==> flow/design.v <==
`timescale 1ns / 1ps
module mac(
    input [15:0] in,
    input [15:0] w,
    input [15:0] b,
    output [15:0] out
    );
wire [15:0] d;
assign d = w * in;
assign out = d + b;
endmodule
`timescale 1ns / 1ps
module mux(
    input [15:0] A,
    input [15:0] B,
    input reset,
    input sel,
    output reg [15:0] out
    );
    always @(*) begin
        if(reset)
            out =0;
        else begin
            if(sel)
                out=A;
            else
                out=B;
        end
    end
endmodule
`timescale 1ns / 1ps
module register(
    input clk,
    input reset,
    input [15:0] in,
    output [15:0] out
    );
reg [15:0] data;
assign out[15:0] = data[15:0];
always @(posedge clk) begin
	if (reset) begin
		data[15:0] <= 16'b0000000000000000;
	end
	else begin
		data[15:0] <= in[15:0];
	end
end
endmodule
`timescale 1ns / 1ps
module shift_reg #(
    parameter pool=0,
    parameter M=28,
    parameter P=2,
    parameter K=3
)
(
  input clk,
  input reset,
  input [15:0] data_in,
  output [15:0] data_out
);
localparam D = (pool)?M-P+1:M-K;
reg [D-1:0] hr_0; reg [D-1:0] hr_1; reg [D-1:0] hr_2; reg [D-1:0] hr_3;
reg [D-1:0] hr_4; reg [D-1:0] hr_5; reg [D-1:0] hr_6; reg [D-1:0] hr_7;
reg [D-1:0] hr_8; reg [D-1:0] hr_9; reg [D-1:0] hr_10; reg [D-1:0] hr_11;
reg [D-1:0] hr_12; reg [D-1:0] hr_13; reg [D-1:0] hr_14; reg [D-1:0] hr_15;
always @ (posedge clk) begin
    if(reset) begin
        hr_0 [D-1:0] <= 0;
        hr_1 [D-1:0] <= 0;
        hr_2 [D-1:0] <= 0;
        hr_3 [D-1:0] <= 0;
        hr_4 [D-1:0] <= 0;
        hr_5 [D-1:0] <= 0;
        hr_6 [D-1:0] <= 0;
        hr_7 [D-1:0] <= 0;
        hr_8 [D-1:0] <= 0;
        hr_9 [D-1:0] <= 0;
        hr_10 [D-1:0] <=0;
        hr_11 [D-1:0] <= 0;
        hr_12 [D-1:0] <= 0;
        hr_13 [D-1:0] <= 0;
        hr_14 [D-1:0] <= 0;
        hr_15 [D-1:0] <= 0;
    end
    else begin
        hr_0 [D-1:0] <= {hr_0[D-2:0], data_in[0]};
        hr_1 [D-1:0] <= {hr_1[D-2:0], data_in[1]};
        hr_2 [D-1:0] <= {hr_2[D-2:0], data_in[2]};
        hr_3 [D-1:0] <= {hr_3[D-2:0], data_in[3]};
        hr_4 [D-1:0] <= {hr_4[D-2:0], data_in[4]};
        hr_5 [D-1:0] <= {hr_5[D-2:0], data_in[5]};
        hr_6 [D-1:0] <= {hr_6[D-2:0], data_in[6]};
        hr_7 [D-1:0] <= {hr_7[D-2:0], data_in[7]};
        hr_8 [D-1:0] <= {hr_8[D-2:0], data_in[8]};
        hr_9 [D-1:0] <= {hr_9[D-2:0], data_in[9]};
        hr_10 [D-1:0] <= {hr_10[D-2:0], data_in[10]};
        hr_11 [D-1:0] <= {hr_11[D-2:0], data_in[11]};
        hr_12 [D-1:0] <= {hr_12[D-2:0], data_in[12]};
        hr_13 [D-1:0] <= {hr_13[D-2:0], data_in[13]};
        hr_14 [D-1:0] <= {hr_14[D-2:0], data_in[14]};
        hr_15 [D-1:0] <= {hr_15[D-2:0], data_in[15]};
    end
end
assign data_out[0] = hr_0[D-1]; assign data_out[1] = hr_1[D-1];
assign data_out[2] = hr_2[D-1]; assign data_out[3] = hr_3[D-1];
assign data_out[4] = hr_4[D-1]; assign data_out[5] = hr_5[D-1];
assign data_out[6] = hr_6[D-1]; assign data_out[7] = hr_7[D-1];
assign data_out[8] = hr_8[D-1]; assign data_out[9] = hr_9[D-1];
assign data_out[10] = hr_10[D-1]; assign data_out[11] = hr_11[D-1];
assign data_out[12] = hr_12[D-1]; assign data_out[13] = hr_13[D-1];
assign data_out[14] = hr_14[D-1]; assign data_out[15] = hr_15[D-1];
endmodule
`timescale 1ns / 1ps
module max_data(
    input [15:0] A,
    input [15:0] B,
    output reg [15:0] Y
    );
    always @(*) begin
        if(A>B)
            Y = A;
        else
            Y = B;
    end
endmodule
`timescale 1ns / 1ps
module conv_final #(
	parameter N=28,
	parameter M=28,
	parameter K=3,
	parameter P=2,
	parameter P_stride=2,
	parameter K_stride=2,
	parameter pool=0
) (
    	input clk,
    	input reset,
    	input [15:0] pxl_in,
		input i_data_valid,
		input [(K*K*16)-1:0]i_kernel_data,
   		output [15:0] pxl_out,
		output reg o_data_valid
    );
	wire [15:0] reg_00,reg_01,reg_02,sr_0;
	wire[15:0] reg_10, reg_11,reg_12,sr_1;
	wire[15:0] reg_20, reg_21,reg_22;
	wire [15:0] wire_00; wire [15:0] wire_01; wire [15:0] wire_02;
	wire [15:0] wire_10; wire [15:0] wire_11; wire [15:0] wire_12;
	wire [15:0] wire_20; wire [15:0] wire_21; wire [15:0] wire_22;
	wire signed [15:0] kernel [(K*K)-1:0];
	genvar i;
	generate
		for(i=0;i<(K*K);i=i+1) begin
			assign kernel[i] = i_kernel_data[16*(i)+:16];
		end
	endgenerate
	wire sel_1,sel_2,sel_3;
	wire [15:0] out_1,out_2,out_3,out_4,out_5,out_6,out_7,out_8,out_9;
	mux M1 (.A(pxl_in),.B(16'd0),.reset(reset),.sel(sel_1),.out(out_1));
	mac mac_00(out_1, kernel[0], 16'd0, wire_00);
	register r_00(clk, reset, wire_00, reg_00); 
	mux M2 (.A(pxl_in),.B(16'd0),.reset(reset),.sel(sel_2),.out(out_2));
	mac mac_01(out_2, kernel[1], reg_00, wire_01); 
	register r_01(clk, reset, wire_01, reg_01); 
	mux M3 (.A(pxl_in),.B(16'd0),.reset(reset),.sel(sel_3),.out(out_3));
	mac mac_02(out_3, kernel[2], reg_01, wire_02); 
	register r_02(clk, reset, wire_02, reg_02); 
	shift_reg #(.pool(0),.M(M),.K(K),.P(P)) row_1(.clk(clk),.reset(reset), .data_in(reg_02), .data_out(sr_0));
	mux M4 (.A(pxl_in),.B(16'd0),.reset(reset),.sel(sel_1),.out(out_4));
	mac mac_10(out_4, kernel[3], sr_0, wire_10); 
	register r_10(clk, reset, wire_10, reg_10); 
	mux M5 (.A(pxl_in),.B(16'd0),.reset(reset),.sel(sel_2),.out(out_5));
	mac mac_11(out_5, kernel[4], reg_10, wire_11); 
	register r_11(clk, reset, wire_11, reg_11); 
	mux M6 (.A(pxl_in),.B(16'd0),.reset(reset),.sel(sel_3),.out(out_6));
	mac mac_12(out_6, kernel[5], reg_11, wire_12); 
	register r_12(clk, reset, wire_12, reg_12); 
	shift_reg #(.pool(0),.M(M),.K(K),.P(P)) row_2(.clk(clk),.reset(reset), .data_in(reg_12), .data_out(sr_1));
	mux M7 (.A(pxl_in),.B(16'd0),.reset(reset),.sel(sel_1),.out(out_7));
	mac mac_20(out_7, kernel[6], sr_1, wire_20); 
	register r_20(clk, reset, wire_20, reg_20); 
	mux M8 (.A(pxl_in),.B(16'd0),.reset(reset),.sel(sel_2),.out(out_8));
	mac mac_21(out_8, kernel[7], reg_20, wire_21); 
	register r_21(clk, reset, wire_21, reg_21); 
	mux M9 (.A(pxl_in),.B(16'd0),.reset(reset),.sel(sel_3),.out(out_9));
	mac mac_22(out_9, kernel[8], reg_21, wire_22); 
	register r_22(clk, reset, wire_22, reg_22); 
	assign pxl_out = reg_22;	
	reg [9:0] counter;
	reg [$clog2(M)-1:0] col;
	reg [$clog2(M*M)-1:0] count_valid;
	always @(posedge clk) begin
		if ((reset == 1) | (!i_data_valid)) begin
			counter <= 0;
			col <= 0;
		end else begin
			counter <= counter + 1;
			if (col == M-1)
				col <= 0;
			else
				col <= col + 1;
		end
	end
	always @(posedge clk) begin
		if(reset) begin
		    count_valid <= 0;
			o_data_valid <= 1'b0;
		end
		else begin
			if(o_data_valid) begin
				count_valid <= count_valid+1;
				if(count_valid == (M*M)-1) begin
				    o_data_valid <= 1'b0;
				    count_valid <= 0;
				end
			end
			else if (i_data_valid && (counter == ((M*(K-1))/2)+((K-1)/2))) begin
				o_data_valid <= 1'b1;
			end
		end
	end
	assign sel_1 = i_data_valid & (col != M-1);
	assign sel_2 = i_data_valid;
	assign sel_3 = i_data_valid & (col != 0);
endmodule
`timescale 1ns / 1ps
module max_pooling #(
    parameter N=28,
	parameter M=28,
	parameter K=3,
	parameter P=2,
	parameter P_stride=2,
	parameter K_stride=2,
	parameter pool=1
    ) (
        input clk,
        input reset,
        input [15:0] pixel_in,
        input i_data_valid,
        output [15:0] o_max_pooled_pixel,
        output o_data_valid
    );
    wire [15:0] wire_1,reg1,sr_out,wire_2,reg2;
    register R1 (.clk(clk),.reset(reset),.in(pixel_in),.out(reg1));
    max_data M1(.A(pixel_in),.B(reg1),.Y(wire_1));
    shift_reg #(.M(M),.K(K),.pool(pool),.P(P)) LD1 (.clk(clk),.reset(reset),.data_in(wire_1),.data_out(sr_out));
    max_data M2(.A(sr_out),.B(pixel_in),.Y(wire_2));
    register R2 (.clk(clk),.reset(reset),.in(wire_2),.out(reg2));
    max_data M3(.A(pixel_in),.B(reg2),.Y(o_max_pooled_pixel));
    reg [$clog2(M)-1:0] col;
    reg row_odd;
    always@(posedge clk) begin
        if(reset | !(i_data_valid)) begin
            col <= 0;
            row_odd <= 1'b0;
        end
        else begin
            if(col == M-1) begin
                col <= 0;
                row_odd <= ~row_odd;
            end
            else begin
                col <= col+1;
            end
        end
    end
    assign o_data_valid = i_data_valid & row_odd & col[0];
endmodule
`timescale 1ns / 1ps
module cnn_layer1 (
    input          clk,
    input          reset,
    input  [15:0]  pxl_in,
    input          i_data_valid,
    input  [143:0] i_kernel_data,
    output [15:0]  conv_out,
    output         conv_valid,
    output [15:0]  pool_out,
    output         pool_valid
);
    conv_final #(
        .N(28), .M(28), .K(3), .P(2), .P_stride(2), .K_stride(1), .pool(0)
    ) C1 (
        .clk(clk),
        .reset(reset),
        .pxl_in(pxl_in),
        .i_data_valid(i_data_valid),
        .i_kernel_data(i_kernel_data),
        .pxl_out(conv_out),
        .o_data_valid(conv_valid)
    );
    max_pooling #(
        .N(28), .M(28), .K(3), .P(2), .P_stride(2), .K_stride(1), .pool(1)
    ) MP1 (
        .clk(clk),
        .reset(reset),
        .pixel_in(conv_out),
        .i_data_valid(conv_valid),
        .o_max_pooled_pixel(pool_out),
        .o_data_valid(pool_valid)
    );
endmodule
Subject: tool reports on cnn_layer1

Hi,

=== From RTL to reports: cnn_layer1 ===
Tool output for the design above before and after an edit, in the order of the flow.
Lines under "unedited" count in the file above, lines under "edited" in the edited file.
"change" is "edited" less "unedited", of the values as shown.
Cell names lack the library's common part.
A cell with -- has no value.

* Design top: cnn_layer1
* Clock: clk
* Library: sky130hd
* Timing corner: tt_025C_1v80

=== Edit of the RTL ===
Unified diff, file above to edited file.
A script made this edit. It changes what the design does and was not meant as an optimisation.

<pre>
@@ -281,5 +281,5 @@
 );
     conv_final #(
-        .N(28), .M(28), .K(3), .P(2), .P_stride(2), .K_stride(1), .pool(0)
+        .N(28), .M(14), .K(3), .P(2), .P_stride(2), .K_stride(1), .pool(0)
     ) C1 (
         .clk(clk),
</pre>

=== Elaborated design ===
Yosys after proc, flatten, opt, wreduce and memory -nomap, before mapping. Enables and synchronous resets that opt folds into registers are not counted as muxes. Memory bits, and registers merged into a memory's read port (data or address), are not among the register bits. Print and check cells are not counted. Equal cells are merged and count once.

{| class="wikitable"
|+ Cells by class
! what !! unedited !! edited !! change
|-
| add/subtract/negate cells || 12 || 12 || 0
|-
| multipliers || 9 || 9 || 0
|-
| order comparisons || 3 || 3 || 0
|-
| equality and inequality tests || 5 || 5 || 0
|-
| multiplexer cells || 13 || 13 || 0
|-
| bitwise logic cells || 7 || 7 || 0
|-
| reduce/logical cells || 6 || 6 || 0
|}

{| class="wikitable"
|+ Operator list
! cell !! unedited !! edited !! change
|-
| 10-bit by 1-bit adder with 10-bit output with constant B || 2 || 1 || -1
|-
| 5-bit by 1-bit adder with 5-bit output with constant B || 2 || 1 || -1
|-
| 5-bit equality test with constant B || 2 || 1 || -1
|-
| 10-bit equality test with constant B || 1 || 0 || -1
|-
| 10-bit by 5-bit equality test with 1-bit output with constant B || 1 || 0 || -1
|-
| 10-bit two-way mux || 1 || 0 || -1
|-
| 5-bit != test with constant B || 1 || 0 || -1
|-
| 5-bit nonzero test || 1 || 0 || -1
|-
| 4-bit by 1-bit adder with 4-bit output with constant B || 0 || 1 || +1
|-
| 8-bit by 1-bit adder with 8-bit output with constant B || 0 || 1 || +1
|-
| 10-bit by 4-bit equality test with 1-bit output with constant B || 0 || 1 || +1
|-
| 4-bit equality test with constant B || 0 || 1 || +1
|-
| 8-bit equality test with constant B || 0 || 1 || +1
|-
| 8-bit two-way mux || 0 || 1 || +1
|-
| 4-bit != test with constant B || 0 || 1 || +1
|-
| 4-bit nonzero test || 0 || 1 || +1
|}

Operator kinds equal on both sides are left out: 11.

{| class="wikitable"
|+ Word-level totals
! what !! unedited !! edited !! change
|-
| register bits after elaboration || 1440 || 989 || -451
|-
| output and inout port bits || 34 || 34 || 0
|-
| cells after elaboration || 120 || 120 || 0
|}

=== Logic depth ===
Yosys ltp: most cells in a row. Word level: on the elaborated netlist, between registers, memories and ports. Mapped: between sequential cells and ports; inverters and the memories' decode and read muxes count.

{| class="wikitable"
|+ Depth
! what !! unedited !! edited !! change
|-
| depth in word-level cells || 6 || 6 || 0
|-
| ABC_AREA || 0 || 0 || --
|-
| depth in mapped cells || 28 || 29 || +1
|}

=== Mapped cells and area ===
Source: synth_stat.txt of the flow (Yosys; design flattened, memories mapped). It holds for the ABC_AREA given above (unset counts as 0); a run with the other value may have another netlist.

{| class="wikitable"
|+ Cells by type
! cell !! unedited !! edited !! change
|-
| nor2b_1 || 1306 || 835 || -471
|-
| dfxtp_1 || 1440 || 989 || -451
|-
| nand2_1 || 817 || 762 || -55
|-
| and2_1 || 213 || 268 || +55
|-
| clkbuf_1 || 344 || 292 || -52
|-
| inv_1 || 1370 || 1414 || +44
|-
| nor2_1 || 193 || 237 || +44
|-
| xnor2_1 || 266 || 241 || -25
|-
| o21ai_1 || 6 || 25 || +19
|-
| nand2b_1 || 23 || 6 || -17
|-
| mux2i_1 || 33 || 48 || +15
|-
| buf_2 || 35 || 21 || -14
|-
| o21ai_0 || 51 || 38 || -13
|-
| a21o_1 || 35 || 22 || -13
|-
| xnor3_1 || 7 || 20 || +13
|-
| and3_1 || 253 || 243 || -10
|-
| a21oi_1 || 67 || 77 || +10
|-
| nor3_1 || 28 || 38 || +10
|}

Cell types equal on both sides are left out: 11.
The list need not be complete.

{| class="wikitable"
|+ Synthesis totals
! what !! unedited !! edited !! change
|-
| cells in the netlist || 8143 || 7207 || -936
|-
| cell area after synthesis (µm²) || 79882.9 || 68052.8 || -11830.1
|-
| flip-flop cells || 1440 || 989 || -451
|-
| buffer cells || 402 || 333 || -69
|}

By module: a second synthesis without flattening, with its own total; a netlist apart from the flattened one above.

{| class="wikitable"
|+ Second synthesis, totals
! what !! unedited !! edited !! change
|-
| cell total of the unflattened synthesis || 8509 || 7533 || -976
|-
| area total of the unflattened synthesis (µm²) || 83820.4 || 71760.1 || -12060.3
|}

Rows give one instance, submodules left out.

{| class="wikitable"
|+ Modules, unedited
! module !! times used !! cells !! area (µm²)
|-
| mac || 9 || 530 || 4391.7
|-
| shift_reg || 2 || 860 || 10800.4
|-
| shift_reg || 1 || 928 || 11705.0
|-
| register || 11 || 33 || 464.2
|-
| mux || 9 || 36 || 260.2
|-
| max_data || 3 || 79 || 685.7
|-
| conv_final || 1 || 142 || 1248.7
|-
| max_pooling || 1 || 25 || 235.2
|-
| cnn_layer1 || 1 || 0 || 0.0
|}

{| class="wikitable"
|+ Modules, edited
! module !! times used !! cells !! area (µm²)
|-
| mac || 9 || 530 || 4401.7
|-
| shift_reg || 1 || 928 || 11705.0
|-
| shift_reg || 2 || 387 || 4850.9
|-
| register || 11 || 33 || 464.2
|-
| mux || 9 || 36 || 260.2
|-
| max_data || 3 || 79 || 685.7
|-
| conv_final || 1 || 112 || 997.2
|-
| max_pooling || 1 || 25 || 235.2
|-
| cnn_layer1 || 1 || 0 || 0.0
|}

=== Path before layout ===
Path of least setup slack by OpenSTA after synthesis, without wires, with an ideal clock, recovery checks aside; 20% of the period is set as input and as output delay. Where synthesis merged equal registers, the netlist keeps one of their names.

{| class="wikitable"
|+ Timing path after synthesis
! what !! unedited !! edited !! change
|-
| path type || in2reg || in2reg || --
|-
| start point || input reset || input reset || --
|-
| end point || register C1.r_10.data[15] || register C1.r_20.data[15] || --
|-
| clock period (ns) || 8.0 || 8.0 || 0.0
|-
| arrival (ns) || 7.390 || 7.164 || -0.226
|-
| required time (ns) || 7.935 || 7.872 || -0.063
|-
| setup slack (ns) || 0.545 || 0.708 || +0.163
|-
| delay of the path (ns) || 5.855 || 5.692 || -0.163
|-
| stages || 25 || 24 || -1
|-
| path buffers || 5 || 5 || 0
|-
| period reached after synthesis (ns) || 7.455 || 7.292 || -0.163
|}

"delay of the path" is the arrival time less input delay plus setup time.
"stages" counts driving pins, that of a launching flip-flop among them; a cell with two outputs on the path counts twice.
"period reached after synthesis" = period - worst setup slack (recovery checks aside). The figure is calculated, with input and output delays left at 20% of the set period.
The rows between start and end are the longest chain of elaborated cells between them; the timing report does not say that the signal goes this way. Where chains are equally long, one stands for them.
Each line given opens the expression or statement behind the cell; cells for indexed reads and writes are added by Yosys, which also makes memories of some case tables.

On the way, after synthesis, unedited:
* Cell sequence: buf_2 > nand2b_1 > clkbuf_1 > nor2_1 > clkbuf_1 > and2_1 > clkbuf_1 > buf_2 > nand2_1 > fa_1 > fa_1 > inv_1 > fa_1 > fa_1 > fa_1 > inv_1 > fa_1 > inv_1 > ha_1 > a21o_1 > nand3_1 > nand2_1 > a211oi_1 > xnor3_1 > nor2_1
* Cells in the longest elaborated chain: 3

{| class="wikitable"
|+ Ends and longest elaborated chain, after synthesis, unedited
! what !! RTL line !! source
|-
| start: declaration || 273 || <nowiki>input          reset,</nowiki>
|-
| 16-bit two-way mux || 21 || <nowiki>if(reset)</nowiki>
|-
| 16-bit by 16-bit multiplier with 16-bit output || 9 || <nowiki>assign d = w * in;</nowiki>
|-
| 16-bit adder || 10 || <nowiki>assign out = d + b;</nowiki>
|-
| end: assignment || 42 || <nowiki>data[15:0] <= 16'b0000000000000000;</nowiki>
|-
| end: assignment || 45 || <nowiki>data[15:0] <= in[15:0];</nowiki>
|-
| end: declaration || 38 || <nowiki>reg [15:0] data;</nowiki>
|}

On the way, after synthesis, edited:
* Cell sequence: buf_4 > nor2b_1 > buf_2 > buf_4 > buf_2 > and2_0 > clkbuf_1 > and3_1 > fa_1 > inv_1 > fa_1 > fa_1 > fa_1 > inv_1 > fa_1 > inv_1 > fa_1 > inv_1 > ha_1 > a211o_1 > o221a_2 > o41ai_2 > xnor2_1 > nor2_1
* Cells in the longest elaborated chain: 3

{| class="wikitable"
|+ Ends and longest elaborated chain, after synthesis, edited
! what !! RTL line !! source
|-
| start: declaration || 273 || <nowiki>input          reset,</nowiki>
|-
| 16-bit two-way mux || 21 || <nowiki>if(reset)</nowiki>
|-
| 16-bit by 16-bit multiplier with 16-bit output || 9 || <nowiki>assign d = w * in;</nowiki>
|-
| 16-bit adder || 10 || <nowiki>assign out = d + b;</nowiki>
|-
| end: assignment || 42 || <nowiki>data[15:0] <= 16'b0000000000000000;</nowiki>
|-
| end: assignment || 45 || <nowiki>data[15:0] <= in[15:0];</nowiki>
|-
| end: declaration || 38 || <nowiki>reg [15:0] data;</nowiki>
|}

=== Timing after layout ===
From the final timing report of the runs of pair 1: the path of least setup slack in the routed layout; clock arrival at registers is part of the times.

{| class="wikitable"
|+ Timing path after layout
! what !! unedited !! edited !! change
|-
| path type || in2reg || in2reg || --
|-
| start point || input i_data_valid || input pxl_in[2] || --
|-
| end point || register C1.r_22.data[15] || register C1.r_11.data[15] || --
|-
| clock period (ns) || 8.0 || 8.0 || 0.0
|-
| arrival (ns) || 7.91 || 7.88 || -0.03
|-
| required time (ns) || 8.65 || 8.57 || -0.08
|-
| setup slack (ns) || 0.75 || 0.69 || -0.06
|-
| stages || 22 || 23 || +1
|-
| path buffers || 2 || 4 || +2
|}

The rows between start and end are the longest chain of elaborated cells between them; the timing report does not say that the signal goes this way. Where chains are equally long, one stands for them.

On the way, after layout, unedited:
* Cell sequence: clkdlybuf4s50_1 > nor2b_4 > and2_1 > nor2b_1 > buf_12 > nand2_1 > fa_1 > inv_1 > fa_1 > inv_1 > fa_1 > fa_1 > fa_1 > fa_1 > xnor2_1 > xnor2_1 > xnor2_1 > xnor2_1 > a21oi_1 > nor3_1 > o21ai_1 > nor3b_1
* Cells in the longest elaborated chain: 5

{| class="wikitable"
|+ Ends and longest elaborated chain, after layout, unedited
! what !! RTL line !! source
|-
| start: declaration || 275 || <nowiki>input          i_data_valid,</nowiki>
|-
| 1-bit bitwise AND || 225 || <nowiki>assign sel_3 = i_data_valid & (col != 0);</nowiki>
|-
| 16-bit two-way mux || 24 || <nowiki>if(sel)</nowiki>
|-
| 16-bit two-way mux || 21 || <nowiki>if(reset)</nowiki>
|-
| 16-bit by 16-bit multiplier with 16-bit output || 9 || <nowiki>assign d = w * in;</nowiki>
|-
| 16-bit adder || 10 || <nowiki>assign out = d + b;</nowiki>
|-
| end: assignment || 42 || <nowiki>data[15:0] <= 16'b0000000000000000;</nowiki>
|-
| end: assignment || 45 || <nowiki>data[15:0] <= in[15:0];</nowiki>
|-
| end: declaration || 38 || <nowiki>reg [15:0] data;</nowiki>
|}

On the way, after layout, edited:
* Cell sequence: clkdlybuf4s50_1 > buf_12 > and3b_2 > buf_4 > buf_4 > nand2_1 > fa_1 > inv_1 > fa_1 > inv_1 > fa_1 > inv_1 > fa_1 > inv_1 > fa_1 > fa_1 > xnor2_1 > xnor2_1 > xnor2_1 > xnor2_1 > xnor3_1 > xnor2_1 > nor2_1
* Cells in the longest elaborated chain: 4

{| class="wikitable"
|+ Ends and longest elaborated chain, after layout, edited
! what !! RTL line !! source
|-
| start: declaration || 274 || <nowiki>input  [15:0]  pxl_in,</nowiki>
|-
| 16-bit two-way mux || 24 || <nowiki>if(sel)</nowiki>
|-
| 16-bit two-way mux || 21 || <nowiki>if(reset)</nowiki>
|-
| 16-bit by 16-bit multiplier with 16-bit output || 9 || <nowiki>assign d = w * in;</nowiki>
|-
| 16-bit adder || 10 || <nowiki>assign out = d + b;</nowiki>
|-
| end: assignment || 42 || <nowiki>data[15:0] <= 16'b0000000000000000;</nowiki>
|-
| end: assignment || 45 || <nowiki>data[15:0] <= in[15:0];</nowiki>
|-
| end: declaration || 38 || <nowiki>reg [15:0] data;</nowiki>
|}

=== Flow runs ===
Runs of the flow (Yosys, OpenROAD) on both versions; the two runs of a pair have the same settings. The constraints put input and output delay at 20% of the set period each and load the outputs with 0.01 pF.

Flow settings, pair 1:
* CORE_UTILIZATION: 40
* period_ns: 8.0
* CAP_MARGIN: 20
* CORE_MARGIN: 2
* SLEW_MARGIN: 20

{| class="wikitable"
|+ Final reports, pair 1
! what !! unedited !! edited !! change
|-
| Yosys chip area after synthesis (µm²) || 79882.9 || 68052.8 || -11830.1
|-
| full die area (µm²) || 203297.0 || 173447.0 || -29850.0
|-
| standard-cell area of the final layout (µm²) || 90621.9 || 77137.7 || -13484.2
|-
| post-layout utilization || 0.455 || 0.456 || +0.001
|-
| worst setup slack after layout (ns) || 0.748 || 0.694 || -0.054
|-
| setup TNS (ns) || 0.000 || 0.000 || 0.000
|-
| lowest hold slack (ns) || 0.410 || 0.412 || +0.002
|-
| power consumption (uW) || 19918 || 15960 || -3958
|-
| clock period achieved (ns) || 7.252 || 7.306 || +0.054
|}

Flow settings, pair 2:
* ABC_AREA: 1
* CELL_PAD_IN_SITES_GLOBAL_PLACEMENT: 0
* CORE_MARGIN: 5
* CORE_UTILIZATION: 69
* CTS_CLUSTER_DIAMETER: 229
* GPL_TIMING_DRIVEN: 0
* MAX_ROUTING_LAYER: met5
* MIN_ROUTING_LAYER: met1
* PLACE_DENSITY_LB_ADDON: 0.22
* TNS_END_PERCENT: 90
* period_ns: 12.0
* CAP_MARGIN: 20
* SLEW_MARGIN: 20

{| class="wikitable"
|+ Final reports, pair 2
! what !! unedited !! edited !! change
|-
| Yosys chip area after synthesis (µm²) || 81829.7 || 69231.4 || -12598.3
|-
| full die area (µm²) || 125582.0 || 106769.0 || -18813.0
|-
| standard-cell area of the final layout (µm²) || 90371.7 || 75772.7 || -14599.0
|-
| post-layout utilization || 0.766 || 0.759 || -0.007
|-
| worst setup slack after layout (ns) || 1.195 || 2.376 || +1.181
|-
| setup TNS (ns) || 0.000 || 0.000 || 0.000
|-
| lowest hold slack (ns) || 0.371 || 0.386 || +0.015
|-
| power consumption (uW) || 13217 || 10047 || -3170
|-
| clock period achieved (ns) || 10.805 || 9.624 || -1.181
|}

"clock period achieved" is the run's clock period less its worst setup slack. It is reckoned from that one timing run; input and output delays stay at 20% of the period that was set.
By "power consumption" is meant OpenSTA's value without simulated activity: inputs other than the clock are taken to toggle once in ten clock periods, and the tool carries that through the logic.

Regards
